==> flow/design.v <==
  module cfs_synch#(
    parameter DATA_WIDTH = 32
  ) (
    input                       clk,
    input     [DATA_WIDTH-1:0]  i,
    output reg[DATA_WIDTH-1:0]  o
  );
    always@(posedge clk) begin
      o <= i;
    end
  endmodule
  module cfs_edge_detect #(parameter bit EDGE = 1, parameter bit RESET_VAL = !EDGE)(
    input clk,
    input reset_n,
    input data,
    output reg detected
  );
    reg dly1_data;
    always@(posedge clk or negedge reset_n) begin
      if(reset_n == 0) begin
        dly1_data <= RESET_VAL;
      end
      else begin
        dly1_data <= data;
      end
    end
    assign detected = ((data == EDGE) & (dly1_data == !EDGE));
  endmodule
  module cfs_synch_fifo #(
     parameter DATA_WIDTH = 32,
     parameter FIFO_DEPTH = 8,
     parameter CDC        = 1,
    localparam CNT_WIDTH = $clog2(FIFO_DEPTH)
  ) (
    input                       reset_n,
    input                       push_clk,
    input                       push_valid,
    input[DATA_WIDTH-1:0]       push_data,
    output wire                 push_ready,
    output wire                 push_full,
    output wire                 push_empty,
    output reg[CNT_WIDTH:0]     push_fifo_lvl,
    input                       pop_clk,
    output wire                 pop_valid,
    output wire[DATA_WIDTH-1:0] pop_data,
    input                       pop_ready,
    output wire                 pop_full,
    output wire                 pop_empty,
    output reg[CNT_WIDTH:0]     pop_fifo_lvl
  );
    reg[DATA_WIDTH-1:0] fifo[0:FIFO_DEPTH-1];
    wire[CNT_WIDTH-1:0] rd_ptr_push;
    reg[CNT_WIDTH-1:0]  rd_ptr_pop;
    reg[CNT_WIDTH-1:0] next_wr_ptr_push;
    reg[CNT_WIDTH-1:0] next_rd_ptr_pop;
    reg[CNT_WIDTH-1:0] wr_ptr_push;
    wire[CNT_WIDTH-1:0] wr_ptr_pop;
    reg[CNT_WIDTH:0] push_fifo_lvl_dly;
    reg[CNT_WIDTH:0] pop_fifo_lvl_dly;
    always_comb begin
      if(wr_ptr_push == FIFO_DEPTH - 1) begin
        next_wr_ptr_push = 0;
      end
      else begin
        next_wr_ptr_push = wr_ptr_push + 1;
      end
    end
    always@(posedge push_clk or negedge reset_n) begin
      if(reset_n == 0) begin
        push_fifo_lvl_dly  <= 0;
      end
      else begin
        push_fifo_lvl_dly <= push_fifo_lvl;
      end
    end
    always@(posedge pop_clk or negedge reset_n) begin
      if(reset_n == 0) begin
        pop_fifo_lvl_dly  <= 0;
      end
      else begin
        pop_fifo_lvl_dly <= pop_fifo_lvl;
      end
    end
    assign push_empty = (push_fifo_lvl == 0);
    assign push_full  = (push_fifo_lvl == FIFO_DEPTH);
    always@(posedge push_clk or negedge reset_n) begin
      if(reset_n == 0) begin
        wr_ptr_push <= 0;
      end
      else begin
        if(push_valid & push_ready) begin
          fifo[wr_ptr_push] <= push_data;
          wr_ptr_push       <= next_wr_ptr_push;
        end
      end
    end
    assign push_ready = push_valid & !push_full;
    always_comb begin
      if(rd_ptr_pop == FIFO_DEPTH - 1) begin
        next_rd_ptr_pop = 0;
      end
      else begin
        next_rd_ptr_pop = rd_ptr_pop + 1;
      end
    end
    assign pop_empty = (pop_fifo_lvl == 0);
    assign pop_full  = (pop_fifo_lvl == FIFO_DEPTH);
    always@(posedge pop_clk or negedge reset_n) begin
      if(reset_n == 0) begin
        rd_ptr_pop <= 0;
      end
      else begin
        if(pop_valid & pop_ready) begin
          rd_ptr_pop <= next_rd_ptr_pop;
        end
      end
    end
    always_comb begin
      if(wr_ptr_push == rd_ptr_push) begin
        if(push_fifo_lvl_dly >= FIFO_DEPTH - 1) begin
          push_fifo_lvl = FIFO_DEPTH;
        end
        else begin
          push_fifo_lvl = 0;
        end
      end
      else if(wr_ptr_push > rd_ptr_push) begin
        push_fifo_lvl = wr_ptr_push - rd_ptr_push;
      end
      else begin
        push_fifo_lvl = FIFO_DEPTH - (rd_ptr_push - wr_ptr_push);
      end
    end
    always_comb begin
      if(wr_ptr_pop == rd_ptr_pop) begin
        if(pop_fifo_lvl_dly >= FIFO_DEPTH - 1) begin
          pop_fifo_lvl = FIFO_DEPTH;
        end
        else begin
          pop_fifo_lvl = 0;
        end
      end
      else if(wr_ptr_pop > rd_ptr_pop) begin
        pop_fifo_lvl = wr_ptr_pop - rd_ptr_pop;
      end
      else begin
        pop_fifo_lvl = FIFO_DEPTH - (rd_ptr_pop - wr_ptr_pop);
      end
    end
    assign pop_valid = !pop_empty;
    assign pop_data  = fifo[rd_ptr_pop];
    if(CDC == 1) begin
      cfs_synch#(CNT_WIDTH) synch_wr_ptr_push2pop(
        .clk(pop_clk),
        .i(wr_ptr_push),
        .o(wr_ptr_pop)
      );
      cfs_synch#(CNT_WIDTH) synch_rd_ptr_pop2push(
        .clk(push_clk),
        .i(rd_ptr_pop),
        .o(rd_ptr_push)
      );
    end
    else begin
       assign wr_ptr_pop  = wr_ptr_push;
       assign rd_ptr_push = rd_ptr_pop;
    end
  endmodule
  module cfs_rx_ctrl #(
    parameter ALGN_DATA_WIDTH       = 32,
    parameter STATUS_CNT_DROP_WIDTH = 8,
    localparam int unsigned ALGN_OFFSET_WIDTH = ALGN_DATA_WIDTH <= 8 ? 1 : $clog2(ALGN_DATA_WIDTH/8),
    localparam int unsigned ALGN_SIZE_WIDTH   = $clog2(ALGN_DATA_WIDTH/8)+1,
    localparam int unsigned FIFO_DATA_WIDTH   = ALGN_DATA_WIDTH + ALGN_OFFSET_WIDTH + ALGN_SIZE_WIDTH
  )(
    input                                  preset_n,
    input                                  pclk,
    input                                  clr_cnt_dop,
    output wire[STATUS_CNT_DROP_WIDTH-1:0] status_cnt_drop,
    input                                  md_rx_clk,
    input                                  md_rx_valid,
    input[ALGN_DATA_WIDTH-1:0]             md_rx_data,
    input[ALGN_OFFSET_WIDTH-1:0]           md_rx_offset,
    input[ALGN_SIZE_WIDTH-1:0]             md_rx_size,
    output wire                            md_rx_ready,
    output reg                             md_rx_err,
    output wire                            push_valid,
    output wire[FIFO_DATA_WIDTH-1:0]       push_data,
    input                                  push_ready,
    input                                  rx_fifo_full
    );
    localparam int unsigned DATA_MSB = ALGN_DATA_WIDTH-1;
    localparam int unsigned DATA_LSB = 0;
    localparam int unsigned OFFSET_MSB = ALGN_DATA_WIDTH+ALGN_OFFSET_WIDTH-1;
    localparam int unsigned OFFSET_LSB = ALGN_DATA_WIDTH;
    localparam int unsigned SIZE_MSB = ALGN_DATA_WIDTH+ALGN_OFFSET_WIDTH+ALGN_SIZE_WIDTH-1;
    localparam int unsigned SIZE_LSB = ALGN_DATA_WIDTH+ALGN_OFFSET_WIDTH;
    reg[STATUS_CNT_DROP_WIDTH-1:0] md_rx_clk_status_cnt_drop;
    cfs_synch#(STATUS_CNT_DROP_WIDTH) synch_status_cnt_drop(
      .clk(pclk),
      .i  (clr_cnt_dop ? {STATUS_CNT_DROP_WIDTH{1'b0}} : md_rx_clk_status_cnt_drop),
      .o  (status_cnt_drop)
    );
    always@(posedge md_rx_clk or negedge preset_n) begin
      if(!preset_n) begin
        md_rx_clk_status_cnt_drop <= 0;
      end
      else if(clr_cnt_dop) begin
        md_rx_clk_status_cnt_drop <= 0;
      end
      else begin
        if(md_rx_valid & md_rx_ready & md_rx_err) begin
          if(md_rx_clk_status_cnt_drop < (('h1 << STATUS_CNT_DROP_WIDTH) - 1)) begin
            md_rx_clk_status_cnt_drop <= md_rx_clk_status_cnt_drop + 1;
          end
        end
      end
    end
    wire[ALGN_SIZE_WIDTH:0]   md_rx_numer;
    wire[ALGN_SIZE_WIDTH-1:0] md_rx_rem;
    assign md_rx_numer = (ALGN_DATA_WIDTH / 8) + md_rx_offset;
    assign md_rx_rem   = md_rx_numer % md_rx_size;
    always_comb begin
      if(md_rx_valid == 1) begin
        if(md_rx_size == 0) begin
          md_rx_err = 1;
        end
        else if(md_rx_rem != 0) begin
          md_rx_err = 1;
        end
        else begin
          md_rx_err = 0;
        end
      end
      else begin
        md_rx_err = 0;
      end
    end
    assign md_rx_ready = (push_valid & push_ready) | md_rx_err;
    assign push_valid = md_rx_valid & !md_rx_err;
    assign push_data[SIZE_MSB  :SIZE_LSB]   = md_rx_size;
    assign push_data[OFFSET_MSB:OFFSET_LSB] = md_rx_offset;
    assign push_data[DATA_MSB  :DATA_LSB]   = md_rx_data;
  endmodule
  module cfs_tx_ctrl #(
    parameter ALGN_DATA_WIDTH = 32,
    localparam int unsigned ALGN_OFFSET_WIDTH = ALGN_DATA_WIDTH <= 8 ? 1 : $clog2(ALGN_DATA_WIDTH/8),
    localparam int unsigned ALGN_SIZE_WIDTH   = $clog2(ALGN_DATA_WIDTH/8)+1,
    localparam int unsigned FIFO_DATA_WIDTH   = ALGN_DATA_WIDTH + ALGN_OFFSET_WIDTH + ALGN_SIZE_WIDTH
  )(
    input                              pop_valid,
    input[FIFO_DATA_WIDTH-1:0]         pop_data,
    output wire                        pop_ready,
    output wire                        md_tx_valid,
    output wire[ALGN_DATA_WIDTH-1:0]   md_tx_data,
    output wire[ALGN_OFFSET_WIDTH-1:0] md_tx_offset,
    output wire[ALGN_SIZE_WIDTH-1:0]   md_tx_size,
    input                              md_tx_ready
    );
    localparam int unsigned DATA_MSB = ALGN_DATA_WIDTH-1;
    localparam int unsigned DATA_LSB = 0;
    localparam int unsigned OFFSET_MSB = ALGN_DATA_WIDTH+ALGN_OFFSET_WIDTH-1;
    localparam int unsigned OFFSET_LSB = ALGN_DATA_WIDTH;
    localparam int unsigned SIZE_MSB = ALGN_DATA_WIDTH+ALGN_OFFSET_WIDTH+ALGN_SIZE_WIDTH-1;
    localparam int unsigned SIZE_LSB = ALGN_DATA_WIDTH+ALGN_OFFSET_WIDTH;
    assign pop_ready    = pop_valid & md_tx_ready;
    assign md_tx_valid  = pop_valid;
    assign md_tx_data   = pop_data[DATA_MSB:DATA_LSB];
    assign md_tx_offset = pop_data[OFFSET_MSB:OFFSET_LSB];
    assign md_tx_size   = pop_data[SIZE_MSB:SIZE_LSB];
  endmodule
  module cfs_ctrl #(
    parameter ALGN_DATA_WIDTH = 32,
    localparam int unsigned ALGN_OFFSET_WIDTH = ALGN_DATA_WIDTH <= 8 ? 1 : $clog2(ALGN_DATA_WIDTH/8),
    localparam int unsigned ALGN_SIZE_WIDTH   = $clog2(ALGN_DATA_WIDTH/8)+1,
    localparam int unsigned FIFO_WIDTH        = ALGN_DATA_WIDTH + ALGN_OFFSET_WIDTH + ALGN_SIZE_WIDTH
  )(
    input                        reset_n,
    input                        clk,
    input                        pop_valid,
    input[FIFO_WIDTH-1:0]        pop_data,
    output reg                   pop_ready,
    output reg                   push_valid,
    output reg[FIFO_WIDTH-1:0]   push_data,
    input                        push_ready,
    input[ALGN_OFFSET_WIDTH-1:0] ctrl_offset,
    input[ALGN_SIZE_WIDTH-1:0]   ctrl_size
    );
    localparam int unsigned DATA_MSB = ALGN_DATA_WIDTH-1;
    localparam int unsigned DATA_LSB = 0;
    localparam int unsigned OFFSET_MSB = ALGN_DATA_WIDTH+ALGN_OFFSET_WIDTH-1;
    localparam int unsigned OFFSET_LSB = ALGN_DATA_WIDTH;
    localparam int unsigned SIZE_MSB = ALGN_DATA_WIDTH+ALGN_OFFSET_WIDTH+ALGN_SIZE_WIDTH-1;
    localparam int unsigned SIZE_LSB = ALGN_DATA_WIDTH+ALGN_OFFSET_WIDTH;
    reg[ALGN_OFFSET_WIDTH-1:0] unaligned_offset;
    reg[ALGN_SIZE_WIDTH-1:0] unaligned_size;
    reg[ALGN_DATA_WIDTH-1:0] unaligned_data;
    reg[ALGN_SIZE_WIDTH-1:0] unaligned_bytes_processed;
    reg[ALGN_SIZE_WIDTH-1:0] aligned_bytes_processed;
    always@(posedge clk or negedge reset_n) begin
      if(reset_n == 0) begin
        pop_ready                 <= 1;
        push_valid                <= 0;
        push_data                 <= 0;
        unaligned_offset          <= 0;
        unaligned_size            <= 0;
        unaligned_data            <= 0;
        unaligned_bytes_processed <= 0;
        aligned_bytes_processed   <= 0;
      end
      else begin
        if((push_valid == 1) & (push_ready == 0)) begin
          if(unaligned_bytes_processed >= unaligned_size) begin
            if((pop_valid == 1) && (pop_ready == 1)) begin
              pop_ready                 <= 0;
              unaligned_offset          <= pop_data[OFFSET_MSB:OFFSET_LSB];
              unaligned_size            <= pop_data[SIZE_MSB:SIZE_LSB];
              unaligned_data            <= pop_data[DATA_MSB:DATA_LSB];
              unaligned_bytes_processed <= 0;
            end
            else if((pop_valid == 1) && (pop_ready == 0)) begin
              pop_ready <= 1;
            end
            else begin
              pop_ready <= 1;
            end
          end
          else begin
            pop_ready <= 0;
          end
        end
        else if((push_valid == 1) & (push_ready == 1)) begin
          if(unaligned_bytes_processed >= unaligned_size) begin
            if((pop_valid == 1) && (pop_ready == 1)) begin
              if(pop_data[SIZE_MSB:SIZE_LSB] >= ctrl_size) begin
                push_valid                       <= 1;
                push_data[DATA_MSB:DATA_LSB]     <= ((('h1 << (ctrl_size * 8)) - 1) & (pop_data[DATA_MSB:DATA_LSB] >> (pop_data[OFFSET_MSB:OFFSET_LSB] * 8))) << (8 * ctrl_offset);
                push_data[SIZE_MSB:SIZE_LSB]     <= ctrl_size;
                push_data[OFFSET_MSB:OFFSET_LSB] <= ctrl_offset;
                unaligned_offset                 <= pop_data[OFFSET_MSB:OFFSET_LSB];
                unaligned_size                   <= pop_data[SIZE_MSB:SIZE_LSB];
                unaligned_data                   <= pop_data[DATA_MSB:DATA_LSB];
                unaligned_bytes_processed        <= ctrl_size;
                aligned_bytes_processed          <= 0;
                if(pop_data[SIZE_MSB:SIZE_LSB] > ctrl_size) begin
                  pop_ready <= 0;
                end
                else begin
                  pop_ready <= 1;
                end
              end
              else begin
                push_valid              <= 0;
                push_data               <= ((('h1 << (pop_data[SIZE_MSB:SIZE_LSB] * 8)) - 1) & (pop_data[DATA_MSB:DATA_LSB] >> (pop_data[OFFSET_MSB:OFFSET_LSB] * 8))) << (8 * ctrl_offset);
                aligned_bytes_processed <= pop_data[SIZE_MSB:SIZE_LSB];
              end
            end
            else if((pop_valid == 1) && (pop_ready == 0)) begin
              pop_ready               <= 1;
              push_valid              <= 0;
              push_data               <= 0;
              aligned_bytes_processed <= 0;
            end
            else begin
              pop_ready               <= 1;
              push_valid              <= 0;
              push_data               <= 0;
              aligned_bytes_processed <= 0;
            end
          end
          else begin
            if((unaligned_size - unaligned_bytes_processed) >= ctrl_size) begin
              push_valid                       <= 1;
              push_data[DATA_MSB:DATA_LSB]     <= ((('h1 << (ctrl_size * 8)) - 1) & (unaligned_data >> ((unaligned_offset + unaligned_bytes_processed) * 8))) << (8 * ctrl_offset);
              push_data[SIZE_MSB:SIZE_LSB]     <= ctrl_size;
              push_data[OFFSET_MSB:OFFSET_LSB] <= ctrl_offset;
              unaligned_bytes_processed        <= unaligned_bytes_processed + ctrl_size;
              aligned_bytes_processed          <= 0;
              if(unaligned_bytes_processed + ctrl_size >= unaligned_size) begin
                pop_ready <= 1;
              end
            end
            else begin
              push_valid                <= 0;
              push_data                 <= ((('h1 << ((unaligned_size - unaligned_bytes_processed) * 8)) - 1) & (unaligned_data >> ((unaligned_offset + unaligned_bytes_processed) * 8))) << (8 * ctrl_offset);
              unaligned_bytes_processed <= unaligned_size;
              aligned_bytes_processed   <= unaligned_size - unaligned_bytes_processed;
              pop_ready <= 1;
            end
          end
        end
        else begin
          if(unaligned_bytes_processed >= unaligned_size) begin
            if((pop_valid == 1) && (pop_ready == 1)) begin
              if(pop_data[SIZE_MSB:SIZE_LSB] >= (ctrl_size - aligned_bytes_processed)) begin
                push_valid                       <= 1;
                push_data[DATA_MSB:DATA_LSB]     <= push_data[DATA_MSB:DATA_LSB] | (((('h1 << ((ctrl_size - aligned_bytes_processed) * 8)) - 1) & (pop_data[DATA_MSB:DATA_LSB] >> (pop_data[OFFSET_MSB:OFFSET_LSB] * 8))) << (8 * (ctrl_offset + aligned_bytes_processed)));
                push_data[SIZE_MSB:SIZE_LSB]     <= ctrl_size;
                push_data[OFFSET_MSB:OFFSET_LSB] <= ctrl_offset;
                unaligned_offset                 <= pop_data[OFFSET_MSB:OFFSET_LSB];
                unaligned_size                   <= pop_data[SIZE_MSB:SIZE_LSB];
                unaligned_data                   <= pop_data[DATA_MSB:DATA_LSB];
                unaligned_bytes_processed        <= ctrl_size - aligned_bytes_processed;
                if(pop_data[SIZE_MSB:SIZE_LSB] == (ctrl_size - aligned_bytes_processed)) begin
                  pop_ready <= 1;
                end
                else begin
                  pop_ready <= 0;
                end
              end
              else begin
                push_valid                <= 0;
                push_data                 <= push_data | (((('h1 << (pop_data[SIZE_MSB:SIZE_LSB] * 8)) - 1) & (pop_data[DATA_MSB:DATA_LSB] >> (pop_data[OFFSET_MSB:OFFSET_LSB] * 8))) << (8 * (ctrl_offset + aligned_bytes_processed)));
                aligned_bytes_processed   <= aligned_bytes_processed + pop_data[SIZE_MSB:SIZE_LSB];
                unaligned_offset          <= pop_data[OFFSET_MSB:OFFSET_LSB];
                unaligned_size            <= pop_data[SIZE_MSB:SIZE_LSB];
                unaligned_data            <= pop_data[DATA_MSB:DATA_LSB];
                unaligned_bytes_processed <= pop_data[SIZE_MSB:SIZE_LSB];
                pop_ready                 <= 1;
              end
            end
            else if((pop_valid == 1) && (pop_ready == 0)) begin
              pop_ready <= 1;
            end
            else begin
              pop_ready <= 1;
            end
          end
          else begin
            if(unaligned_size - unaligned_bytes_processed >= (ctrl_size - aligned_bytes_processed)) begin
              push_valid                       <= 1;
              push_data[DATA_MSB:DATA_LSB]     <= push_data[DATA_MSB:DATA_LSB] | (((('h1 << ((ctrl_size - aligned_bytes_processed) * 8)) - 1) & (unaligned_data >> ((unaligned_offset + unaligned_bytes_processed) * 8))) << (8 * (ctrl_offset + aligned_bytes_processed)));
              push_data[SIZE_MSB:SIZE_LSB]     <= ctrl_size;
              push_data[OFFSET_MSB:OFFSET_LSB] <= ctrl_offset;
              unaligned_bytes_processed        <= unaligned_bytes_processed + ctrl_size - aligned_bytes_processed;
              if(unaligned_bytes_processed + ctrl_size - aligned_bytes_processed >= unaligned_size) begin
                pop_ready <= 1;
              end
              else begin
                pop_ready <= 0;
              end
            end
            else begin
              push_valid                <= 0;
              push_data                 <= push_data | (((('h1 << ((unaligned_size - unaligned_bytes_processed) * 8)) - 1) & (unaligned_data >> ((unaligned_offset + unaligned_bytes_processed) * 8))) << (8 * (ctrl_offset + aligned_bytes_processed)));
              aligned_bytes_processed   <= aligned_bytes_processed + (unaligned_size - unaligned_bytes_processed) ;
              unaligned_bytes_processed <= unaligned_size;
              pop_ready <= 1;
            end
          end
        end
      end
    end
  endmodule
  module cfs_regs#(
    parameter APB_ADDR_WIDTH        = 16,
    parameter ALGN_DATA_WIDTH       = 32,
    parameter STATUS_CNT_DROP_WIDTH = 8,
    parameter STATUS_RX_LVL_WIDTH   = 4,
    parameter STATUS_TX_LVL_WIDTH   = 4,
    localparam int unsigned APB_DATA_WIDTH  = 32,
    localparam int unsigned ALGN_OFFSET_WIDTH = ALGN_DATA_WIDTH <= 8 ? 1 : $clog2(ALGN_DATA_WIDTH/8),
    localparam int unsigned ALGN_SIZE_WIDTH   = $clog2(ALGN_DATA_WIDTH/8)+1) (
    input wire                            pclk,
    input wire                            presetn,
    input wire[APB_ADDR_WIDTH-1:0]        paddr,
    input wire                            pwrite,
    input wire                            psel,
    input wire                            penable,
    input wire[APB_DATA_WIDTH-1:0]        pwdata,
    output reg                            pready,
    output reg[APB_DATA_WIDTH-1:0]        prdata,
    output reg                            pslverr,
    output reg[ALGN_OFFSET_WIDTH-1:0]     ctrl_offset,
    output reg[ALGN_SIZE_WIDTH-1:0]       ctrl_size,
    output reg                            ctrl_clr,
    input wire[STATUS_CNT_DROP_WIDTH-1:0] status_cnt_drop,
    input wire[STATUS_RX_LVL_WIDTH-1:0]   status_rx_lvl,
    input wire[STATUS_TX_LVL_WIDTH-1:0]   status_tx_lvl,
    input wire                            rx_fifo_empty,
    input wire                            rx_fifo_full,
    input wire                            tx_fifo_empty,
    input wire                            tx_fifo_full,
    input wire                            max_drop,
    output wire                           irq
  );
    localparam ADDR_CTRL    = 'h0000;
    localparam ADDR_STATUS  = 'h000c;
    localparam ADDR_IRQEN   = 'h00f0;
    localparam ADDR_IRQ     = 'h00f4;
    localparam LSB_CTRL_SIZE   = 0;
    localparam LSB_CTRL_OFFSET = 8;
    localparam LSB_CTRL_CLR    = 16;
    localparam LSB_STATUS_CNT_DROP = 0;
    localparam LSB_STATUS_RX_LVL   = 8;
    localparam LSB_STATUS_TX_LVL   = 16;
    localparam LSB_IRQEN_RX_FIFO_EMPTY = 0;
    localparam LSB_IRQEN_RX_FIFO_FULL  = 1;
    localparam LSB_IRQEN_TX_FIFO_EMPTY = 2;
    localparam LSB_IRQEN_TX_FIFO_FULL  = 3;
    localparam LSB_IRQEN_MAX_DROP      = 4;
    localparam LSB_IRQ_RX_FIFO_EMPTY = LSB_IRQEN_RX_FIFO_EMPTY;
    localparam LSB_IRQ_RX_FIFO_FULL  = LSB_IRQEN_RX_FIFO_FULL;
    localparam LSB_IRQ_TX_FIFO_EMPTY = LSB_IRQEN_TX_FIFO_EMPTY;
    localparam LSB_IRQ_TX_FIFO_FULL  = LSB_IRQEN_TX_FIFO_FULL;
    localparam LSB_IRQ_MAX_DROP      = LSB_IRQEN_MAX_DROP;
    wire[APB_ADDR_WIDTH-1:0] addr_aligned;
    assign addr_aligned = {paddr[APB_ADDR_WIDTH-1:2], 2'b00};
    reg wr_ctrl_is_illegal;
    wire[ALGN_SIZE_WIDTH-1:0] ctrl_size_wr_val;
    assign ctrl_size_wr_val = pwdata[LSB_CTRL_SIZE + ALGN_SIZE_WIDTH - 1 : LSB_CTRL_SIZE];
    wire[ALGN_OFFSET_WIDTH-1:0] ctrl_offset_wr_val;
    assign ctrl_offset_wr_val = pwdata[LSB_CTRL_OFFSET + ALGN_OFFSET_WIDTH - 1 : LSB_CTRL_OFFSET];
    reg[APB_DATA_WIDTH-1:0] ctrl_rd_val;
    wire[ALGN_SIZE_WIDTH:0]   ctrl_wr_numer;
    wire[ALGN_SIZE_WIDTH-1:0] ctrl_wr_rem;
    assign ctrl_wr_numer = (ALGN_DATA_WIDTH / 8) + ctrl_offset_wr_val;
    assign ctrl_wr_rem   = ctrl_wr_numer % ctrl_size_wr_val;
    reg irqen_rx_fifo_empty;
    reg irqen_rx_fifo_full;
    reg irqen_tx_fifo_empty;
    reg irqen_tx_fifo_full;
    reg irqen_max_drop;
    reg irq_rx_fifo_empty;
    reg irq_rx_fifo_full;
    reg irq_tx_fifo_empty;
    reg irq_tx_fifo_full;
    reg irq_max_drop;
    always_comb begin
      ctrl_rd_val = 0;
      ctrl_rd_val[LSB_CTRL_SIZE   + ALGN_SIZE_WIDTH   - 1 : LSB_CTRL_SIZE]   = ctrl_size;
      ctrl_rd_val[LSB_CTRL_OFFSET + ALGN_OFFSET_WIDTH - 1 : LSB_CTRL_OFFSET] = ctrl_offset;
    end
    reg[APB_DATA_WIDTH-1:0] status_rd_val;
    always_comb begin
      status_rd_val = 0;
      status_rd_val[LSB_STATUS_CNT_DROP+ STATUS_CNT_DROP_WIDTH-1:LSB_STATUS_CNT_DROP] = status_cnt_drop;
      status_rd_val[LSB_STATUS_RX_LVL  + STATUS_RX_LVL_WIDTH-1  :LSB_STATUS_RX_LVL]   = status_rx_lvl;
      status_rd_val[LSB_STATUS_TX_LVL  + STATUS_TX_LVL_WIDTH-1  :LSB_STATUS_TX_LVL]   = status_tx_lvl;
    end
    reg[APB_DATA_WIDTH-1:0] irqen_rd_val;
    always_comb begin
      irqen_rd_val = 0;
      irqen_rd_val[LSB_IRQEN_RX_FIFO_EMPTY] = irqen_rx_fifo_empty;
      irqen_rd_val[LSB_IRQEN_RX_FIFO_FULL]  = irqen_rx_fifo_full;
      irqen_rd_val[LSB_IRQEN_TX_FIFO_EMPTY] = irqen_tx_fifo_empty;
      irqen_rd_val[LSB_IRQEN_TX_FIFO_FULL]  = irqen_tx_fifo_full;
      irqen_rd_val[LSB_IRQEN_MAX_DROP]      = irqen_max_drop;
    end
    reg[APB_DATA_WIDTH-1:0] irq_rd_val;
    always_comb begin
      irq_rd_val = 0;
      irq_rd_val[LSB_IRQEN_RX_FIFO_EMPTY] = irq_rx_fifo_empty;
      irq_rd_val[LSB_IRQEN_RX_FIFO_FULL]  = irq_rx_fifo_full;
      irq_rd_val[LSB_IRQEN_TX_FIFO_EMPTY] = irq_tx_fifo_empty;
      irq_rd_val[LSB_IRQEN_TX_FIFO_FULL]  = irq_tx_fifo_full;
      irq_rd_val[LSB_IRQEN_MAX_DROP]      = irq_max_drop;
    end
    wire edge_rx_fifo_empty;
    wire edge_rx_fifo_full;
    wire edge_tx_fifo_empty;
    wire edge_tx_fifo_full;
    wire edge_max_drop;
    cfs_edge_detect #(.EDGE(1), .RESET_VAL(1)) edge_detect_rx_fifo_empty(.clk(pclk), .reset_n(presetn), .data(rx_fifo_empty), .detected(edge_rx_fifo_empty));
    cfs_edge_detect #(.EDGE(1), .RESET_VAL(0)) edge_detect_rx_fifo_full( .clk(pclk), .reset_n(presetn), .data(rx_fifo_full),  .detected(edge_rx_fifo_full));
    cfs_edge_detect #(.EDGE(1), .RESET_VAL(1)) edge_detect_tx_fifo_empty(.clk(pclk), .reset_n(presetn), .data(tx_fifo_empty), .detected(edge_tx_fifo_empty));
    cfs_edge_detect #(.EDGE(1), .RESET_VAL(0)) edge_detect_tx_fifo_full( .clk(pclk), .reset_n(presetn), .data(tx_fifo_full),  .detected(edge_tx_fifo_full));
    cfs_edge_detect #(.EDGE(1), .RESET_VAL(0)) edge_detect_max_drop(     .clk(pclk), .reset_n(presetn), .data(max_drop),      .detected(edge_max_drop));
    assign irq = 
      (edge_rx_fifo_empty & irqen_rx_fifo_empty) | 
      (edge_rx_fifo_full  & irqen_rx_fifo_full)  | 
      (edge_tx_fifo_empty & irqen_tx_fifo_empty) | 
      (edge_tx_fifo_full  & irqen_tx_fifo_full) | 
      (edge_max_drop      & irqen_max_drop);
    always@(posedge pclk or negedge presetn) begin
      if(presetn == 0) begin
        ctrl_offset <= 0;
        ctrl_size   <= 1;
        irqen_rx_fifo_empty <= 0;
        irqen_rx_fifo_full  <= 0;
        irqen_tx_fifo_empty <= 0;
        irqen_tx_fifo_full  <= 0;
        irqen_max_drop      <= 0;
        irq_rx_fifo_empty <= 0;
        irq_rx_fifo_full  <= 0;
        irq_tx_fifo_empty <= 0;
        irq_tx_fifo_full  <= 0;
        irq_max_drop      <= 0;
        wr_ctrl_is_illegal <= 0;
        ctrl_clr           <= 0;
        pready             <= 0;
        pslverr            <= 0;
        prdata             <= 0;
      end
      else begin
        ctrl_clr <= 0;
        if(psel == 1 && penable == 1) begin
          if(pready == 0) begin
            case(addr_aligned) 
              ADDR_CTRL : begin
                if(pwrite) begin
                  if(wr_ctrl_is_illegal == 0) begin
                    if(ctrl_size_wr_val == 0) begin
                      wr_ctrl_is_illegal <= 1;
                      pready             <= 0;
                      pslverr            <= 0;
                    end
                    else if(ctrl_wr_rem != 0) begin
                      wr_ctrl_is_illegal <= 1;
                      pready             <= 0;
                      pslverr            <= 0;
                    end
                    else if(ctrl_offset_wr_val + ctrl_size_wr_val > (ALGN_DATA_WIDTH / 8)) begin
                      wr_ctrl_is_illegal <= 1;
                      pready             <= 0;
                      pslverr            <= 0;
                    end
                    else begin
                      wr_ctrl_is_illegal <= 0;
                      pready             <= 1;
                      pslverr            <= 0;
                      ctrl_size          <= ctrl_size_wr_val;
                      ctrl_offset        <= ctrl_offset_wr_val;
                      ctrl_clr           <= pwdata[LSB_CTRL_CLR];
                    end
                  end
                  else begin
                    wr_ctrl_is_illegal <= 0;
                    pready             <= 1;
                    pslverr            <= 1;
                  end
                end
                else begin
                  prdata <= ctrl_rd_val;
                  pready <= 1;
                end
              end
              ADDR_STATUS : begin
                if(pwrite) begin
                  pready  <= 1;
                  pslverr <= 1;
                  prdata  <= 0;
                end
                else begin
                  pready  <= 1;
                  pslverr <= 0;
                  prdata  <= status_rd_val;
                end
              end
              ADDR_IRQEN : begin
                if(pwrite) begin
                  pready  <= 1;
                  pslverr <= 0;
                  irqen_rx_fifo_empty <= pwdata[LSB_IRQEN_RX_FIFO_EMPTY];
                  irqen_rx_fifo_full  <= pwdata[LSB_IRQEN_RX_FIFO_FULL];
                  irqen_tx_fifo_empty <= pwdata[LSB_IRQEN_TX_FIFO_EMPTY];
                  irqen_tx_fifo_full  <= pwdata[LSB_IRQEN_TX_FIFO_FULL];
                  irqen_max_drop      <= pwdata[LSB_IRQEN_MAX_DROP];
                end
                else begin
                  pready  <= 1;
                  pslverr <= 0;
                  prdata  <= irqen_rd_val;
                end
              end
              ADDR_IRQ : begin
                if(pwrite) begin
                  pready  <= 1;
                  pslverr <= 0;
                  irq_rx_fifo_empty <= irq_rx_fifo_empty & !pwdata[LSB_IRQEN_RX_FIFO_EMPTY];
                  irq_rx_fifo_full  <= irq_rx_fifo_full  & !pwdata[LSB_IRQEN_RX_FIFO_FULL];
                  irq_tx_fifo_empty <= irq_tx_fifo_empty & !pwdata[LSB_IRQEN_TX_FIFO_EMPTY];
                  irq_tx_fifo_full  <= irq_tx_fifo_full  & !pwdata[LSB_IRQEN_TX_FIFO_FULL];
                  irq_max_drop      <= irq_max_drop      & !pwdata[LSB_IRQEN_MAX_DROP];
                end
                else begin
                  pready  <= 1;
                  pslverr <= 0;
                  prdata  <= irq_rd_val;
                end
              end
              default : begin
                pready  <= 1;
                pslverr <= 1;
                prdata  <= 0;
              end
            endcase
          end
          else begin
            pready  <= 0;
            pslverr <= 0;
            prdata  <= 0;
          end
        end
        else begin
          pready  <= 0;
          pslverr <= 0;
          prdata  <= 0;
        end
        if(edge_rx_fifo_empty) begin
          irq_rx_fifo_empty <= 1;
        end
        if(edge_rx_fifo_full) begin
          irq_rx_fifo_full <= 1;
        end
        if(edge_tx_fifo_empty) begin
          irq_tx_fifo_empty <= 1;
        end
        if(edge_tx_fifo_full) begin
          irq_tx_fifo_full <= 1;
        end
        if(edge_max_drop) begin
          irq_max_drop <= 1;
        end
      end
    end
  endmodule
  module cfs_aligner_core#(
    parameter APB_ADDR_WIDTH  = 16,
    parameter ALGN_DATA_WIDTH = 32,
    parameter FIFO_DEPTH      = 8,
     parameter CDC_RX_TO_REG  = 1,
     parameter CDC_REG_TO_TX  = 1,
    localparam int unsigned STATUS_CNT_DROP_WIDTH = 8,
    localparam int unsigned APB_DATA_WIDTH  = 32,
    localparam int unsigned ALGN_OFFSET_WIDTH = ALGN_DATA_WIDTH <= 8 ? 1 : $clog2(ALGN_DATA_WIDTH/8),
    localparam int unsigned ALGN_SIZE_WIDTH   = $clog2(ALGN_DATA_WIDTH/8)+1
  ) (
    input wire pclk,
    input wire preset_n,
    input wire[APB_ADDR_WIDTH-1:0]    paddr,
    input wire                        pwrite,
    input wire                        psel,
    input wire                        penable,
    input wire[APB_DATA_WIDTH-1:0]    pwdata,
    output wire                       pready,
    output reg[APB_DATA_WIDTH-1:0]    prdata,
    output reg                        pslverr,
    input                             md_rx_clk,
    input                             md_rx_valid,
    input[ALGN_DATA_WIDTH-1:0]        md_rx_data,
    input[ALGN_OFFSET_WIDTH-1:0]      md_rx_offset,
    input[ALGN_SIZE_WIDTH-1:0]        md_rx_size,
    output reg                        md_rx_ready,
    output reg                        md_rx_err,
    input                             md_tx_clk,
    output reg                        md_tx_valid,
    output reg[ALGN_DATA_WIDTH-1:0]   md_tx_data,
    output reg[ALGN_OFFSET_WIDTH-1:0] md_tx_offset,
    output reg[ALGN_SIZE_WIDTH-1:0]   md_tx_size,
    input                             md_tx_ready,
    input                             md_tx_err,
    output wire                       irq
  );
    localparam int unsigned FIFO_WIDTH        = ALGN_DATA_WIDTH + ALGN_OFFSET_WIDTH + ALGN_SIZE_WIDTH;
    localparam int unsigned FIFO_LVL_WIDTH    = $clog2(FIFO_DEPTH) + 1;
    wire[STATUS_CNT_DROP_WIDTH-1:0] rx_ctrl_2_regs_status_cnt_drop;
    wire                            regs_2_rx_ctrl_ctrl_clr;
    wire                            rx_ctrl_2_rx_fifo_push_valid;
    wire[FIFO_WIDTH-1:0]            rx_ctrl_2_rx_fifo_push_data;
    wire                            rx_fifo_2_rx_ctrl_push_ready;
    wire                            rx_fifo_2_rx_ctrl_push_full;
    wire                            rx_fifo_2_regs_fifo_full;
    wire                            rx_fifo_2_regs_fifo_empty;
    wire[FIFO_LVL_WIDTH-1:0]        rx_fifo_2_regs_fifo_lvl;
    wire[FIFO_LVL_WIDTH-1:0]        tx_fifo_2_regs_fifo_lvl;
    wire                            tx_fifo_2_regs_fifo_empty;
    wire                            tx_fifo_2_regs_fifo_full;
    wire                            tx_fifo_2_tx_ctrl_pop_valid;
    wire[FIFO_WIDTH-1:0]            tx_fifo_2_tx_ctrl_pop_data;
    wire                            tx_fifo_2_tx_ctrl_pop_ready;
    wire                            rx_fifo_2_ctrl_pop_valid;
    wire[FIFO_WIDTH-1:0]            rx_fifo_2_ctrl_pop_data;
    wire                            rx_fifo_2_ctrl_pop_ready;
    wire                            ctrl_2_tx_fifo_push_valid;
    wire[FIFO_WIDTH-1:0]            ctrl_2_tx_fifo_push_data;
    wire                            ctrl_2_tx_fifo_push_ready;
    wire[ALGN_OFFSET_WIDTH-1:0]     regs_2_ctrl_ctrl_offset;
    wire[ALGN_SIZE_WIDTH-1:0]       regs_2_ctrl_ctrl_size;
    cfs_rx_ctrl #(
      .ALGN_DATA_WIDTH      (ALGN_DATA_WIDTH),
      .STATUS_CNT_DROP_WIDTH(STATUS_CNT_DROP_WIDTH)
    ) rx_ctrl (
      .preset_n       (preset_n),
      .pclk           (pclk),
      .status_cnt_drop(rx_ctrl_2_regs_status_cnt_drop),
      .clr_cnt_dop    (regs_2_rx_ctrl_ctrl_clr),
      .md_rx_clk      (md_rx_clk),
      .md_rx_valid    (md_rx_valid),
      .md_rx_data     (md_rx_data),
      .md_rx_offset   (md_rx_offset),
      .md_rx_size     (md_rx_size),
      .md_rx_ready    (md_rx_ready),
      .md_rx_err      (md_rx_err),
      .push_valid     (rx_ctrl_2_rx_fifo_push_valid),
      .push_data      (rx_ctrl_2_rx_fifo_push_data),
      .push_ready     (rx_fifo_2_rx_ctrl_push_ready),
      .rx_fifo_full   (rx_fifo_2_rx_ctrl_push_full)
    );
    cfs_synch_fifo #(
      .DATA_WIDTH(FIFO_WIDTH),
      .FIFO_DEPTH(FIFO_DEPTH),
      .CDC(       CDC_RX_TO_REG)) rx_fifo (
      .reset_n      (preset_n),
      .push_clk     (md_rx_clk),
      .push_valid   (rx_ctrl_2_rx_fifo_push_valid),
      .push_data    (rx_ctrl_2_rx_fifo_push_data),
      .push_ready   (rx_fifo_2_rx_ctrl_push_ready),
      .push_full    (rx_fifo_2_rx_ctrl_push_full),
      .push_empty   (),
      .push_fifo_lvl(),
      .pop_clk      (pclk),
      .pop_valid    (rx_fifo_2_ctrl_pop_valid),
      .pop_data     (rx_fifo_2_ctrl_pop_data),
      .pop_ready    (rx_fifo_2_ctrl_pop_ready),
      .pop_full     (rx_fifo_2_regs_fifo_full),
      .pop_empty    (rx_fifo_2_regs_fifo_empty),
      .pop_fifo_lvl (rx_fifo_2_regs_fifo_lvl)
    );
    cfs_synch_fifo #(
      .DATA_WIDTH(FIFO_WIDTH),
      .FIFO_DEPTH(FIFO_DEPTH),
      .CDC(       CDC_REG_TO_TX)) tx_fifo (
      .reset_n   (preset_n),
      .push_clk  (pclk),
      .push_valid(ctrl_2_tx_fifo_push_valid),
      .push_data (ctrl_2_tx_fifo_push_data),
      .push_ready(ctrl_2_tx_fifo_push_ready),
      .push_full (tx_fifo_2_regs_fifo_full),
      .push_empty(tx_fifo_2_regs_fifo_empty),
      .push_fifo_lvl(tx_fifo_2_regs_fifo_lvl),
      .pop_clk   (md_tx_clk),
      .pop_valid (tx_fifo_2_tx_ctrl_pop_valid),
      .pop_data  (tx_fifo_2_tx_ctrl_pop_data),
      .pop_ready (tx_fifo_2_tx_ctrl_pop_ready),
      .pop_full  (),
      .pop_empty (),
      .pop_fifo_lvl ()
    );
    cfs_tx_ctrl #(
      .ALGN_DATA_WIDTH(ALGN_DATA_WIDTH)
    ) tx_ctrl (
      .pop_valid   (tx_fifo_2_tx_ctrl_pop_valid),
      .pop_data    (tx_fifo_2_tx_ctrl_pop_data),
      .pop_ready   (tx_fifo_2_tx_ctrl_pop_ready),
      .md_tx_valid (md_tx_valid),
      .md_tx_data  (md_tx_data),
      .md_tx_offset(md_tx_offset),
      .md_tx_size  (md_tx_size),
      .md_tx_ready (md_tx_ready)
    );
    cfs_ctrl #(
      .ALGN_DATA_WIDTH(ALGN_DATA_WIDTH)
    ) ctrl(
      .reset_n    (preset_n),
      .clk        (pclk),
      .pop_valid  (rx_fifo_2_ctrl_pop_valid),
      .pop_data   (rx_fifo_2_ctrl_pop_data),
      .pop_ready  (rx_fifo_2_ctrl_pop_ready),
      .push_valid (ctrl_2_tx_fifo_push_valid),
      .push_data  (ctrl_2_tx_fifo_push_data),
      .push_ready (ctrl_2_tx_fifo_push_ready),
      .ctrl_offset(regs_2_ctrl_ctrl_offset),
      .ctrl_size  (regs_2_ctrl_ctrl_size)
      );
    cfs_regs#(
      .APB_ADDR_WIDTH       (APB_ADDR_WIDTH),
      .STATUS_CNT_DROP_WIDTH(STATUS_CNT_DROP_WIDTH),
      .ALGN_DATA_WIDTH      (ALGN_DATA_WIDTH)) regs (
      .pclk           (pclk),
      .presetn        (preset_n),
      .paddr          (paddr),
      .pwrite         (pwrite),
      .psel           (psel),
      .penable        (penable),
      .pwdata         (pwdata),
      .pready         (pready),
      .prdata         (prdata),
      .pslverr        (pslverr),
      .ctrl_offset    (regs_2_ctrl_ctrl_offset),
      .ctrl_size      (regs_2_ctrl_ctrl_size),
      .ctrl_clr       (regs_2_rx_ctrl_ctrl_clr),
      .status_cnt_drop(rx_ctrl_2_regs_status_cnt_drop),
      .status_rx_lvl  (rx_fifo_2_regs_fifo_lvl),
      .status_tx_lvl  (tx_fifo_2_regs_fifo_lvl),
      .rx_fifo_empty  (rx_fifo_2_regs_fifo_empty),
      .rx_fifo_full   (rx_fifo_2_regs_fifo_full),
      .tx_fifo_empty  (tx_fifo_2_regs_fifo_empty),
      .tx_fifo_full   (tx_fifo_2_regs_fifo_full),
      .max_drop       (rx_ctrl_2_regs_status_cnt_drop == (('h1 << STATUS_CNT_DROP_WIDTH) - 1)),
      .irq            (irq)
    );
  endmodule
  module cfs_aligner#(
    parameter ALGN_DATA_WIDTH = 32,
    parameter FIFO_DEPTH      = 8,
    localparam int unsigned APB_ADDR_WIDTH    = 16,
    localparam int unsigned APB_DATA_WIDTH    = 32,
    localparam int unsigned ALGN_OFFSET_WIDTH = ALGN_DATA_WIDTH <= 8 ? 1 : $clog2(ALGN_DATA_WIDTH/8),
    localparam int unsigned ALGN_SIZE_WIDTH   = $clog2(ALGN_DATA_WIDTH/8)+1
  ) (
    input wire clk,
    input wire reset_n,
    input wire[APB_ADDR_WIDTH-1:0]    paddr,
    input wire                        pwrite,
    input wire                        psel,
    input wire                        penable,
    input wire[APB_DATA_WIDTH-1:0]    pwdata,
    output wire                       pready,
    output reg[APB_DATA_WIDTH-1:0]    prdata,
    output reg                        pslverr,
    input                             md_rx_valid,
    input[ALGN_DATA_WIDTH-1:0]        md_rx_data,
    input[ALGN_OFFSET_WIDTH-1:0]      md_rx_offset,
    input[ALGN_SIZE_WIDTH-1:0]        md_rx_size,
    output reg                        md_rx_ready,
    output reg                        md_rx_err,
    output reg                        md_tx_valid,
    output reg[ALGN_DATA_WIDTH-1:0]   md_tx_data,
    output reg[ALGN_OFFSET_WIDTH-1:0] md_tx_offset,
    output reg[ALGN_SIZE_WIDTH-1:0]   md_tx_size,
    input                             md_tx_ready,
    input                             md_tx_err,
    output reg                        irq
  );
    localparam int unsigned STATUS_CNT_DROP_WIDTH = 8;
    cfs_aligner_core#(
      .APB_ADDR_WIDTH( APB_ADDR_WIDTH),
      .ALGN_DATA_WIDTH(ALGN_DATA_WIDTH),
      .FIFO_DEPTH(     FIFO_DEPTH),
      .CDC_RX_TO_REG(  0),
      .CDC_REG_TO_TX(  0)) core (
      .pclk        (clk),
      .preset_n    (reset_n),
      .paddr       (paddr),
      .pwrite      (pwrite),
      .psel        (psel),
      .penable     (penable),
      .pwdata      (pwdata),
      .pready      (pready),
      .prdata      (prdata),
      .pslverr     (pslverr),
      .md_rx_clk   (clk),
      .md_rx_valid (md_rx_valid),
      .md_rx_data  (md_rx_data),
      .md_rx_offset(md_rx_offset),
      .md_rx_size  (md_rx_size),
      .md_rx_ready (md_rx_ready),
      .md_rx_err   (md_rx_err),
      .md_tx_clk   (clk),
      .md_tx_valid (md_tx_valid),
      .md_tx_data  (md_tx_data),
      .md_tx_offset(md_tx_offset),
      .md_tx_size  (md_tx_size),
      .md_tx_ready (md_tx_ready),
      .md_tx_err   (md_tx_err),
      .irq         (irq)
    );
  endmodule
Subject: tool reports on cfs_aligner

Hi,

### Step by step through the tools: cfs_aligner

Each step is given for the RTL above and for the edited RTL.
Lines under "original" count in the file above, lines under "edited" in the edited file.
"change": "edited" minus "original" as printed here. "rel. change": 100 x difference / "original".
Not given: n/a

* design top: cfs_aligner
* clock input: clk
* library: sky130hd
* corner: tt_025C_1v80

### Edit of the RTL

The edit as a unified diff against the file above.
This change comes from a script, not from a designer. No optimisation was intended, and the edited design may behave differently.

```diff
@@ -895,5 +895,5 @@
     parameter ALGN_DATA_WIDTH = 32,
     parameter FIFO_DEPTH      = 8,
-    localparam int unsigned APB_ADDR_WIDTH    = 16,
+    localparam int unsigned APB_ADDR_WIDTH    = 15,
     localparam int unsigned APB_DATA_WIDTH    = 32,
     localparam int unsigned ALGN_OFFSET_WIDTH = ALGN_DATA_WIDTH <= 8 ? 1 : $clog2(ALGN_DATA_WIDTH/8),
```

### Elaborated design

Source: Yosys, flattened and elaborated. Widths are those after wreduce. Registers that Yosys merges into a memory's read port (data or address) are not register bits. Print and check cells do not count.

Bit counts
* cells after elaboration: original 479, edited 479, change 0, rel. change 0.00%
* output and inout port bits: original 75, edited 75, change 0, rel. change 0.00%
* register bits: original 774, edited 774, change 0, rel. change 0.00%
* input port bits: original 93, edited 92, change -1, rel. change -1.08%

Cells by class
* equality and inequality tests: original 59, edited 59, change 0, rel. change 0.00%
* bitwise gates (word level): original 53, edited 53, change 0, rel. change 0.00%
* reductions and logical operators: original 73, edited 73, change 0, rel. change 0.00%
* shifts and indexed selects: original 16, edited 16, change 0, rel. change 0.00%
* add/sub/neg operators: original 28, edited 28, change 0, rel. change 0.00%
* divide/modulo/power cells: original 2, edited 2, change 0, rel. change 0.00%
* $lt $le $gt $ge: original 16, edited 16, change 0, rel. change 0.00%
* muxes and demuxes: original 174, edited 174, change 0, rel. change 0.00%

Operators by type and width
* == test 14 x 6 -> 1 bit (second input constant): original 2, edited 0, change -2, rel. change -100.00%
* == test 13 x 6 -> 1 bit (second input constant): original 0, edited 2, change +2
* == test 14 x 2 -> 1 bit (second input constant): original 1, edited 0, change -1, rel. change -100.00%
* zero test 16 bit: original 1, edited 0, change -1, rel. change -100.00%
* == test 13 x 2 -> 1 bit (second input constant): original 0, edited 1, change +1
* zero test 15 bit: original 0, edited 1, change +1
* two-way mux 1 bit: original 78, edited 78, change 0, rel. change 0.00%
* two-way mux 3 bit: original 41, edited 41, change 0, rel. change 0.00%
* AND 1 bit: original 26, edited 26, change 0, rel. change 0.00%
* two-way mux 32 bit: original 21, edited 21, change 0, rel. change 0.00%
* AND reduction 3 bit: original 18, edited 18, change 0, rel. change 0.00%
* nonzero test 2 bit: original 17, edited 17, change 0, rel. change 0.00%
* == test 3 bit (second input constant): original 16, edited 16, change 0, rel. change 0.00%
* two-way mux 2 bit: original 16, edited 16, change 0, rel. change 0.00%
* inverter 1 bit: original 12, edited 12, change 0, rel. change 0.00%
* zero test 1 bit: original 10, edited 10, change 0, rel. change 0.00%
* two-way mux 4 bit: original 10, edited 10, change 0, rel. change 0.00%
* AND reduction 4 bit: original 9, edited 9, change 0, rel. change 0.00%
* == test 3 x 2 -> 1 bit (second input constant): original 8, edited 8, change 0, rel. change 0.00%
* inequality test 2 x 1 -> 1 bit (second input constant): original 8, edited 8, change 0, rel. change 0.00%
* greater-or-equal comparator 3 bit: original 7, edited 7, change 0, rel. change 0.00%
* zero test 3 bit: original 6, edited 6, change 0, rel. change 0.00%
* subtractor 3 x 3 -> 4 bit: original 6, edited 6, change 0, rel. change 0.00%
* inequality test 4 bit (second input constant): original 5, edited 5, change 0, rel. change 0.00%
* bitwise OR 1 bit: original 5, edited 5, change 0, rel. change 0.00%
* adder 3 x 1 -> 3 bit (second input constant): original 4, edited 4, change 0, rel. change 0.00%
* AND 32 bit: original 4, edited 4, change 0, rel. change 0.00%
* == test 3 x 1 -> 1 bit (second input constant): original 4, edited 4, change 0, rel. change 0.00%

Not every row of either side is listed.

### Logic depth

Longest topological path by Yosys (ltp), each cell counted once; first at word level (registers and memories cut), then after technology mapping (sequential cells cut; the memories' decode and read muxes count).

Depth
* word-level depth: original 15, edited 15, change 0, rel. change 0.00%
* ABC_AREA: original 0, edited 0
* gate-level depth with buffers: original 25, edited 27, change +2, rel. change +8.00%
* gate-level depth less buffers: original 22, edited 21, change -1, rel. change -4.55%

### Synthesis result

Yosys stat after the flow's synthesis: flattened, memories mapped to cells. It holds for the ABC_AREA given above (unset counts as 0); a run with the other value may have another netlist.

Cell types
* sky130_fd_sc_hd__a22oi_1: original 49, edited 78, change +29, rel. change +59.18%
* sky130_fd_sc_hd__nor2_1: original 161, edited 183, change +22, rel. change +13.66%
* sky130_fd_sc_hd__o21ai_0: original 125, edited 105, change -20, rel. change -16.00%
* sky130_fd_sc_hd__nand2_1: original 262, edited 243, change -19, rel. change -7.25%
* sky130_fd_sc_hd__mux2_2: original 139, edited 123, change -16, rel. change -11.51%
* sky130_fd_sc_hd__a21oi_1: original 80, edited 64, change -16, rel. change -20.00%
* sky130_fd_sc_hd__o21ai_1: original 30, edited 14, change -16, rel. change -53.33%
* sky130_fd_sc_hd__a222oi_1: original 51, edited 62, change +11, rel. change +21.57%
* sky130_fd_sc_hd__a22o_1: original 51, edited 40, change -11, rel. change -21.57%
* sky130_fd_sc_hd__buf_1: original 23, edited 12, change -11, rel. change -47.83%
* sky130_fd_sc_hd__a221oi_1: original 38, edited 28, change -10, rel. change -26.32%
* sky130_fd_sc_hd__o221ai_1: original 7, edited 16, change +9, rel. change +128.57%
* sky130_fd_sc_hd__o22ai_1: original 28, edited 20, change -8, rel. change -28.57%
* sky130_fd_sc_hd__nand2b_1: original 17, edited 9, change -8, rel. change -47.06%
* sky130_fd_sc_hd__nand3_1: original 53, edited 47, change -6, rel. change -11.32%
* sky130_fd_sc_hd__a41oi_1: original 37, edited 43, change +6, rel. change +16.22%
* sky130_fd_sc_hd__xor2_1: original 10, edited 16, change +6, rel. change +60.00%
* sky130_fd_sc_hd__a2111oi_0: original 9, edited 3, change -6, rel. change -66.67%

Not every row of either side is listed.

Mapped netlist
* synthesis area (mm^2): original 0.0354865, edited 0.0351337, change -0.0003528, rel. change -0.99%
* area of sequential cells (mm^2): original 0.0217459, edited 0.0217459, change 0.0000000, rel. change 0.00%
* buffer cells: original 179, edited 166, change -13, rel. change -7.26%
* standard cells after synthesis: original 2805, edited 2739, change -66, rel. change -2.35%
* flip-flops: original 752, edited 752, change 0, rel. change 0.00%

By module: a second synthesis without flattening, with its own total; a netlist apart from the flattened one above.

Second synthesis, totals
* cells (unflattened synthesis): original 2589, edited 2598, change +9, rel. change +0.35%
* area total of the unflattened synthesis (mm^2): original 0.0347183, edited 0.0349898, change +0.0002715, rel. change +0.78%

Rows give one instance, submodules left out.

Modules, original
* cfs_synch_fifo: sequential area 0.0092389 mm^2, cells 685, times used 2, area 0.0118902 mm^2
* cfs_ctrl (ALGN_DATA_WIDTH=32): sequential area 0.0020532 mm^2, cells 815, times used 1, area 0.0068941 mm^2
* cfs_regs: sequential area 0.0008771 mm^2, cells 204, times used 1, area 0.0022021 mm^2
* cfs_rx_ctrl: sequential area 0.0002002 mm^2, cells 140, times used 1, area 0.0011774 mm^2
* cfs_tx_ctrl (ALGN_DATA_WIDTH=32): sequential area 0 mm^2, cells 39, times used 1, area 0.0002915 mm^2
* cfs_synch (DATA_WIDTH=8): sequential area 0.0001602 mm^2, cells 8, times used 1, area 0.0001602 mm^2
* cfs_edge_detect: sequential area 0.000025 mm^2, cells 2, times used 3, area 0.0000388 mm^2
* cfs_edge_detect: sequential area 0.0000263 mm^2, cells 2, times used 2, area 0.00004 mm^2
* cfs_aligner_core: sequential area 0 mm^2, cells 3, times used 1, area 0.0000163 mm^2
* cfs_aligner: sequential area 0 mm^2, cells 0, times used 1, area 0 mm^2

Modules, edited
* cfs_synch_fifo: sequential area 0.0092389 mm^2, cells 685, times used 2, area 0.0118902 mm^2
* cfs_ctrl (ALGN_DATA_WIDTH=32): sequential area 0.0020532 mm^2, cells 821, times used 1, area 0.0072269 mm^2
* cfs_regs: sequential area 0.0008771 mm^2, cells 207, times used 1, area 0.0021408 mm^2
* cfs_rx_ctrl: sequential area 0.0002002 mm^2, cells 140, times used 1, area 0.0011774 mm^2
* cfs_tx_ctrl (ALGN_DATA_WIDTH=32): sequential area 0 mm^2, cells 39, times used 1, area 0.0002915 mm^2
* cfs_synch (DATA_WIDTH=8): sequential area 0.0001602 mm^2, cells 8, times used 1, area 0.0001602 mm^2
* cfs_edge_detect: sequential area 0.000025 mm^2, cells 2, times used 3, area 0.0000388 mm^2
* cfs_edge_detect: sequential area 0.0000263 mm^2, cells 2, times used 2, area 0.00004 mm^2
* cfs_aligner_core: sequential area 0 mm^2, cells 3, times used 1, area 0.0000163 mm^2
* cfs_aligner: sequential area 0 mm^2, cells 0, times used 1, area 0 mm^2

### Worst setup path after synthesis

Source: OpenSTA report_checks on the synthesized netlist (no wires, ideal clock, input and output delay 20% of the period each), path of least setup slack; recovery checks are left aside. Register names are those of the netlist, which keeps one name where synthesis merged equal registers.

Path after synthesis
* path type: original in2out, edited in2reg
* start: original in md_rx_size[1], edited in md_rx_size[1]
* end: original out md_rx_ready, edited reg core.rx_fifo.fifo[4][0]
* external output delay (ns): original 2.000
* clock period (ns): original 10.0, edited 10.0, change 0.0, rel. change 0.00%
* library setup time (ns): edited 0.398
* required time (ns): original 8.000, edited 9.602, change +1.602, rel. change +20.02%
* arrival (ns): original 4.930, edited 6.455, change +1.525, rel. change +30.93%
* buffers on the path: original 0, edited 0, change 0
* driving pins on the path: original 13, edited 18, change +5, rel. change +38.46%
* external input delay (ns): original 2.000, edited 2.000, change 0.000, rel. change 0.00%
* time at the first pin (ns): original 2.000, edited 2.000, change 0.000, rel. change 0.00%
* delay of the path (ns): original 2.930, edited 4.853, change +1.923, rel. change +65.63%
* setup slack (ns): original 3.070, edited 3.147, change +0.077
* period reached after synthesis (ns): original 6.93, edited 6.853, change -0.077, rel. change -1.11%

"delay of the path" = arrival - input delay + setup time.
A path that ends at an output port has no setup time.
"driving pins on the path": output pins that drive a net of the path, with the launching flip-flop's if there is one; two outputs of one cell count as two.
"period reached after synthesis" = period - worst setup slack (recovery checks aside). The figure is calculated, with input and output delays left at 20% of the set period.
Between the ends stands the longest chain of elaborated cells between them, by number of cells; it is not shown to be the way that was timed. Of several equally long chains one is given.
A line is the first line of the expression or statement that the cell stems from. Yosys adds cells for indexed reads and writes and turns some case tables into memories.

On the way, after synthesis, original:
* cells stage by stage: sky130_fd_sc_hd__nor2_1 > sky130_fd_sc_hd__nand2_1 > sky130_fd_sc_hd__ha_1 > sky130_fd_sc_hd__o21a_1 > sky130_fd_sc_hd__o21ai_0 > sky130_fd_sc_hd__nor2b_1 > sky130_fd_sc_hd__mux2_2 > sky130_fd_sc_hd__ha_1 > sky130_fd_sc_hd__a21boi_0 > sky130_fd_sc_hd__a311o_1 > sky130_fd_sc_hd__o41ai_1 > sky130_fd_sc_hd__a21oi_1 > sky130_fd_sc_hd__nand2b_1
* length of the longest elaborated chain: 10
* elaborated cells between the ends (all ways): 11
* those cells by class: 1 x div; 3 x mux; 4 x logic; 3 x reduce/logical

RTL lines, path after synthesis, original
* from (decl): RTL line 915 `input[ALGN_SIZE_WIDTH-1:0]        md_rx_size,`
* remainder unit 4 x 3 -> 4 bit: RTL line 222 `assign md_rx_rem   = md_rx_numer % md_rx_size;`
* nonzero test 3 bit: RTL line 228 `else if(md_rx_rem != 0) begin`
* two-way mux 1 bit: RTL line 228
* two-way mux 1 bit: RTL line 225 `if(md_rx_size == 0) begin`
* two-way mux 1 bit: RTL line 224 `if(md_rx_valid == 1) begin`
* zero test 1 bit: RTL line 240 `assign push_valid = md_rx_valid & !md_rx_err;`
* AND 1 bit: RTL line 240
* AND 1 bit: RTL line 97 `assign push_ready = push_valid & !push_full;`
* AND 1 bit: RTL line 239 `assign md_rx_ready = (push_valid & push_ready) | md_rx_err;`
* bitwise OR 1 bit: RTL line 239
* to (decl): RTL line 916 `output reg                        md_rx_ready,`

Nets of the timed path that keep an RTL name, with a line that drives or declares them; the list need not be complete.

Nets with RTL names, path after synthesis, original (RTL line)
* md_rx_err: 224

On the way, after synthesis, edited:
* cells stage by stage: sky130_fd_sc_hd__inv_1 > sky130_fd_sc_hd__ha_1 > sky130_fd_sc_hd__o211ai_1 > sky130_fd_sc_hd__ha_1 > sky130_fd_sc_hd__o21a_1 > sky130_fd_sc_hd__o21a_1 > sky130_fd_sc_hd__nor2_1 > sky130_fd_sc_hd__mux2i_1 > sky130_fd_sc_hd__inv_1 > sky130_fd_sc_hd__fa_1 > sky130_fd_sc_hd__a21bo_2 > sky130_fd_sc_hd__a21oi_1 > sky130_fd_sc_hd__o21ai_0 > sky130_fd_sc_hd__nand4_1 > sky130_fd_sc_hd__a32oi_1 > sky130_fd_sc_hd__nor3b_1 > sky130_fd_sc_hd__and2_1 > sky130_fd_sc_hd__and3_1
* length of the longest elaborated chain: 10
* elaborated cells between the ends (all ways): 11
* those cells by class: 1 x div; 3 x mux; 3 x logic; 4 x reduce/logical

RTL lines, path after synthesis, edited
* from (decl): RTL line 915 `input[ALGN_SIZE_WIDTH-1:0]        md_rx_size,`
* remainder unit 4 x 3 -> 4 bit: RTL line 222 `assign md_rx_rem   = md_rx_numer % md_rx_size;`
* nonzero test 3 bit: RTL line 228 `else if(md_rx_rem != 0) begin`
* two-way mux 1 bit: RTL line 228
* two-way mux 1 bit: RTL line 225 `if(md_rx_size == 0) begin`
* two-way mux 1 bit: RTL line 224 `if(md_rx_valid == 1) begin`
* zero test 1 bit: RTL line 240 `assign push_valid = md_rx_valid & !md_rx_err;`
* AND 1 bit: RTL line 240
* AND 1 bit: RTL line 97 `assign push_ready = push_valid & !push_full;`
* AND 1 bit: RTL line 91 `if(push_valid & push_ready) begin`
* AND reduction 3 bit
* to (assign): RTL line 92 `fifo[wr_ptr_push] <= push_data;`
* to (decl): RTL line 51 `reg[DATA_WIDTH-1:0] fifo[0:FIFO_DEPTH-1];`

### Worst path after layout

From the final timing report of each run of pair 1: the path of least setup slack in the routed layout; clock arrival at registers is part of the times.

Path post-layout
* path type: original in2out, edited in2out
* start: original in md_rx_size[1], edited in md_rx_size[1]
* end: original out md_rx_ready, edited out md_rx_ready
* external output delay (ns): original 1.72, edited 1.72, change 0.00, rel. change 0.00%
* buffers on the path: original 2, edited 3, change +1, rel. change +50.00%
* required time (ns): original 6.90, edited 6.90, change 0.00, rel. change 0.00%
* external input delay (ns): original 1.72, edited 1.72, change 0.00, rel. change 0.00%
* time at the first pin (ns): original 1.72, edited 1.72, change 0.00, rel. change 0.00%
* clock period (ns): original 8.62, edited 8.62, change 0.00, rel. change 0.00%
* setup slack (ns): original 0.55, edited 0.77, change +0.22
* driving pins on the path: original 15, edited 19, change +4, rel. change +26.67%
* arrival (ns): original 6.35, edited 6.12, change -0.23, rel. change -3.62%

Between the ends stands the longest chain of elaborated cells between them, by number of cells; it is not shown to be the way that was timed. Of several equally long chains one is given.

On the way, post-layout, original:
* cells stage by stage: sky130_fd_sc_hd__clkdlybuf4s50_1 > sky130_fd_sc_hd__nor2_1 > sky130_fd_sc_hd__nand2_1 > sky130_fd_sc_hd__ha_1 > sky130_fd_sc_hd__o21a_1 > sky130_fd_sc_hd__o21ai_0 > sky130_fd_sc_hd__nor2b_1 > sky130_fd_sc_hd__mux2_2 > sky130_fd_sc_hd__ha_1 > sky130_fd_sc_hd__a21boi_0 > sky130_fd_sc_hd__a311o_1 > sky130_fd_sc_hd__o41ai_1 > sky130_fd_sc_hd__a21oi_1 > sky130_fd_sc_hd__nand2b_1 > sky130_fd_sc_hd__clkdlybuf4s50_1
* length of the longest elaborated chain: 10
* elaborated cells between the ends (all ways): 11
* those cells by class: 1 x div; 3 x mux; 4 x logic; 3 x reduce/logical

RTL lines, path post-layout, original
* from (decl): RTL line 915 `input[ALGN_SIZE_WIDTH-1:0]        md_rx_size,`
* remainder unit 4 x 3 -> 4 bit: RTL line 222 `assign md_rx_rem   = md_rx_numer % md_rx_size;`
* nonzero test 3 bit: RTL line 228 `else if(md_rx_rem != 0) begin`
* two-way mux 1 bit: RTL line 228
* two-way mux 1 bit: RTL line 225 `if(md_rx_size == 0) begin`
* two-way mux 1 bit: RTL line 224 `if(md_rx_valid == 1) begin`
* zero test 1 bit: RTL line 240 `assign push_valid = md_rx_valid & !md_rx_err;`
* AND 1 bit: RTL line 240
* AND 1 bit: RTL line 97 `assign push_ready = push_valid & !push_full;`
* AND 1 bit: RTL line 239 `assign md_rx_ready = (push_valid & push_ready) | md_rx_err;`
* bitwise OR 1 bit: RTL line 239
* to (decl): RTL line 916 `output reg                        md_rx_ready,`

On the way, post-layout, edited:
* cells stage by stage: sky130_fd_sc_hd__clkdlybuf4s50_1 > sky130_fd_sc_hd__inv_1 > sky130_fd_sc_hd__ha_1 > sky130_fd_sc_hd__o211ai_1 > sky130_fd_sc_hd__ha_1 > sky130_fd_sc_hd__o21a_1 > sky130_fd_sc_hd__o21a_1 > sky130_fd_sc_hd__nor2_1 > sky130_fd_sc_hd__mux2i_1 > sky130_fd_sc_hd__inv_1 > sky130_fd_sc_hd__fa_1 > sky130_fd_sc_hd__a21bo_2 > sky130_fd_sc_hd__a21oi_1 > sky130_fd_sc_hd__o21ai_0 > sky130_fd_sc_hd__nand4_1 > sky130_fd_sc_hd__a32oi_1 > sky130_fd_sc_hd__buf_4 > sky130_fd_sc_hd__a21oi_1 > sky130_fd_sc_hd__clkdlybuf4s50_1
* length of the longest elaborated chain: 10
* elaborated cells between the ends (all ways): 11
* those cells by class: 1 x div; 3 x mux; 4 x logic; 3 x reduce/logical

RTL lines, path post-layout, edited
* from (decl): RTL line 915 `input[ALGN_SIZE_WIDTH-1:0]        md_rx_size,`
* remainder unit 4 x 3 -> 4 bit: RTL line 222 `assign md_rx_rem   = md_rx_numer % md_rx_size;`
* nonzero test 3 bit: RTL line 228 `else if(md_rx_rem != 0) begin`
* two-way mux 1 bit: RTL line 228
* two-way mux 1 bit: RTL line 225 `if(md_rx_size == 0) begin`
* two-way mux 1 bit: RTL line 224 `if(md_rx_valid == 1) begin`
* zero test 1 bit: RTL line 240 `assign push_valid = md_rx_valid & !md_rx_err;`
* AND 1 bit: RTL line 240
* AND 1 bit: RTL line 97 `assign push_ready = push_valid & !push_full;`
* AND 1 bit: RTL line 239 `assign md_rx_ready = (push_valid & push_ready) | md_rx_err;`
* bitwise OR 1 bit: RTL line 239
* to (decl): RTL line 916 `output reg                        md_rx_ready,`

### Flow runs

Runs of the flow (Yosys, OpenROAD) on both versions; the two runs of a pair have the same settings. The constraints put input and output delay at 20% of the set period each and load the outputs with 0.01 pF.

Flow settings, pair 1:
* CORE_UTILIZATION: 40
* period_ns: 8.62
* CAP_MARGIN: 20
* CORE_MARGIN: 2
* SLEW_MARGIN: 20

Results, pair 1
* utilization of the finished layout: original 0.461, edited 0.467, change +0.006
* worst setup slack after layout (ns): original 0.545, edited 0.774, change +0.229
* chip area in the Yosys report (mm^2): original 0.0354865, edited 0.0351337, change -0.0003528, rel. change -0.99%
* post-route setup TNS (ns): original 0.000, edited 0.000, change 0.000
* std-cell area (final layout) (mm^2): original 0.040619, edited 0.0405576, change -0.0000614, rel. change -0.15%
* full die area (mm^2): original 0.0911134, edited 0.0902221, change -0.0008913, rel. change -0.98%
* reached clock period (ns): original 8.075, edited 7.846, change -0.229, rel. change -2.84%
* worst-case hold slack (ns): original 0.466, edited 0.474, change +0.008

Flow settings, pair 2:
* CAP_MARGIN: 5
* CORE_MARGIN: 8
* CORE_UTILIZATION: 47
* GPL_ROUTABILITY_DRIVEN: 0
* GPL_TIMING_DRIVEN: 0
* PLACE_DENSITY_LB_ADDON: 0.15
* TNS_END_PERCENT: 20
* period_ns: 15.3
* SLEW_MARGIN: 20

Results, pair 2
* utilization of the finished layout: original 0.554, edited 0.547, change -0.007
* worst setup slack after layout (ns): original 4.610, edited 4.333, change -0.277
* chip area in the Yosys report (mm^2): original 0.0354865, edited 0.0351337, change -0.0003528, rel. change -0.99%
* post-route setup TNS (ns): original 0.000, edited 0.000, change 0.000
* std-cell area (final layout) (mm^2): original 0.0413209, edited 0.0406165, change -0.0007044, rel. change -1.70%
* full die area (mm^2): original 0.084553, edited 0.0837581, change -0.0007949, rel. change -0.94%
* reached clock period (ns): original 10.690, edited 10.967, change +0.277, rel. change +2.59%
* worst-case hold slack (ns): original 0.461, edited 0.472, change +0.011

"reached clock period" means the clock period less the worst setup slack. The figure is calculated, with input and output delays left at 20% of the set period.

Regards
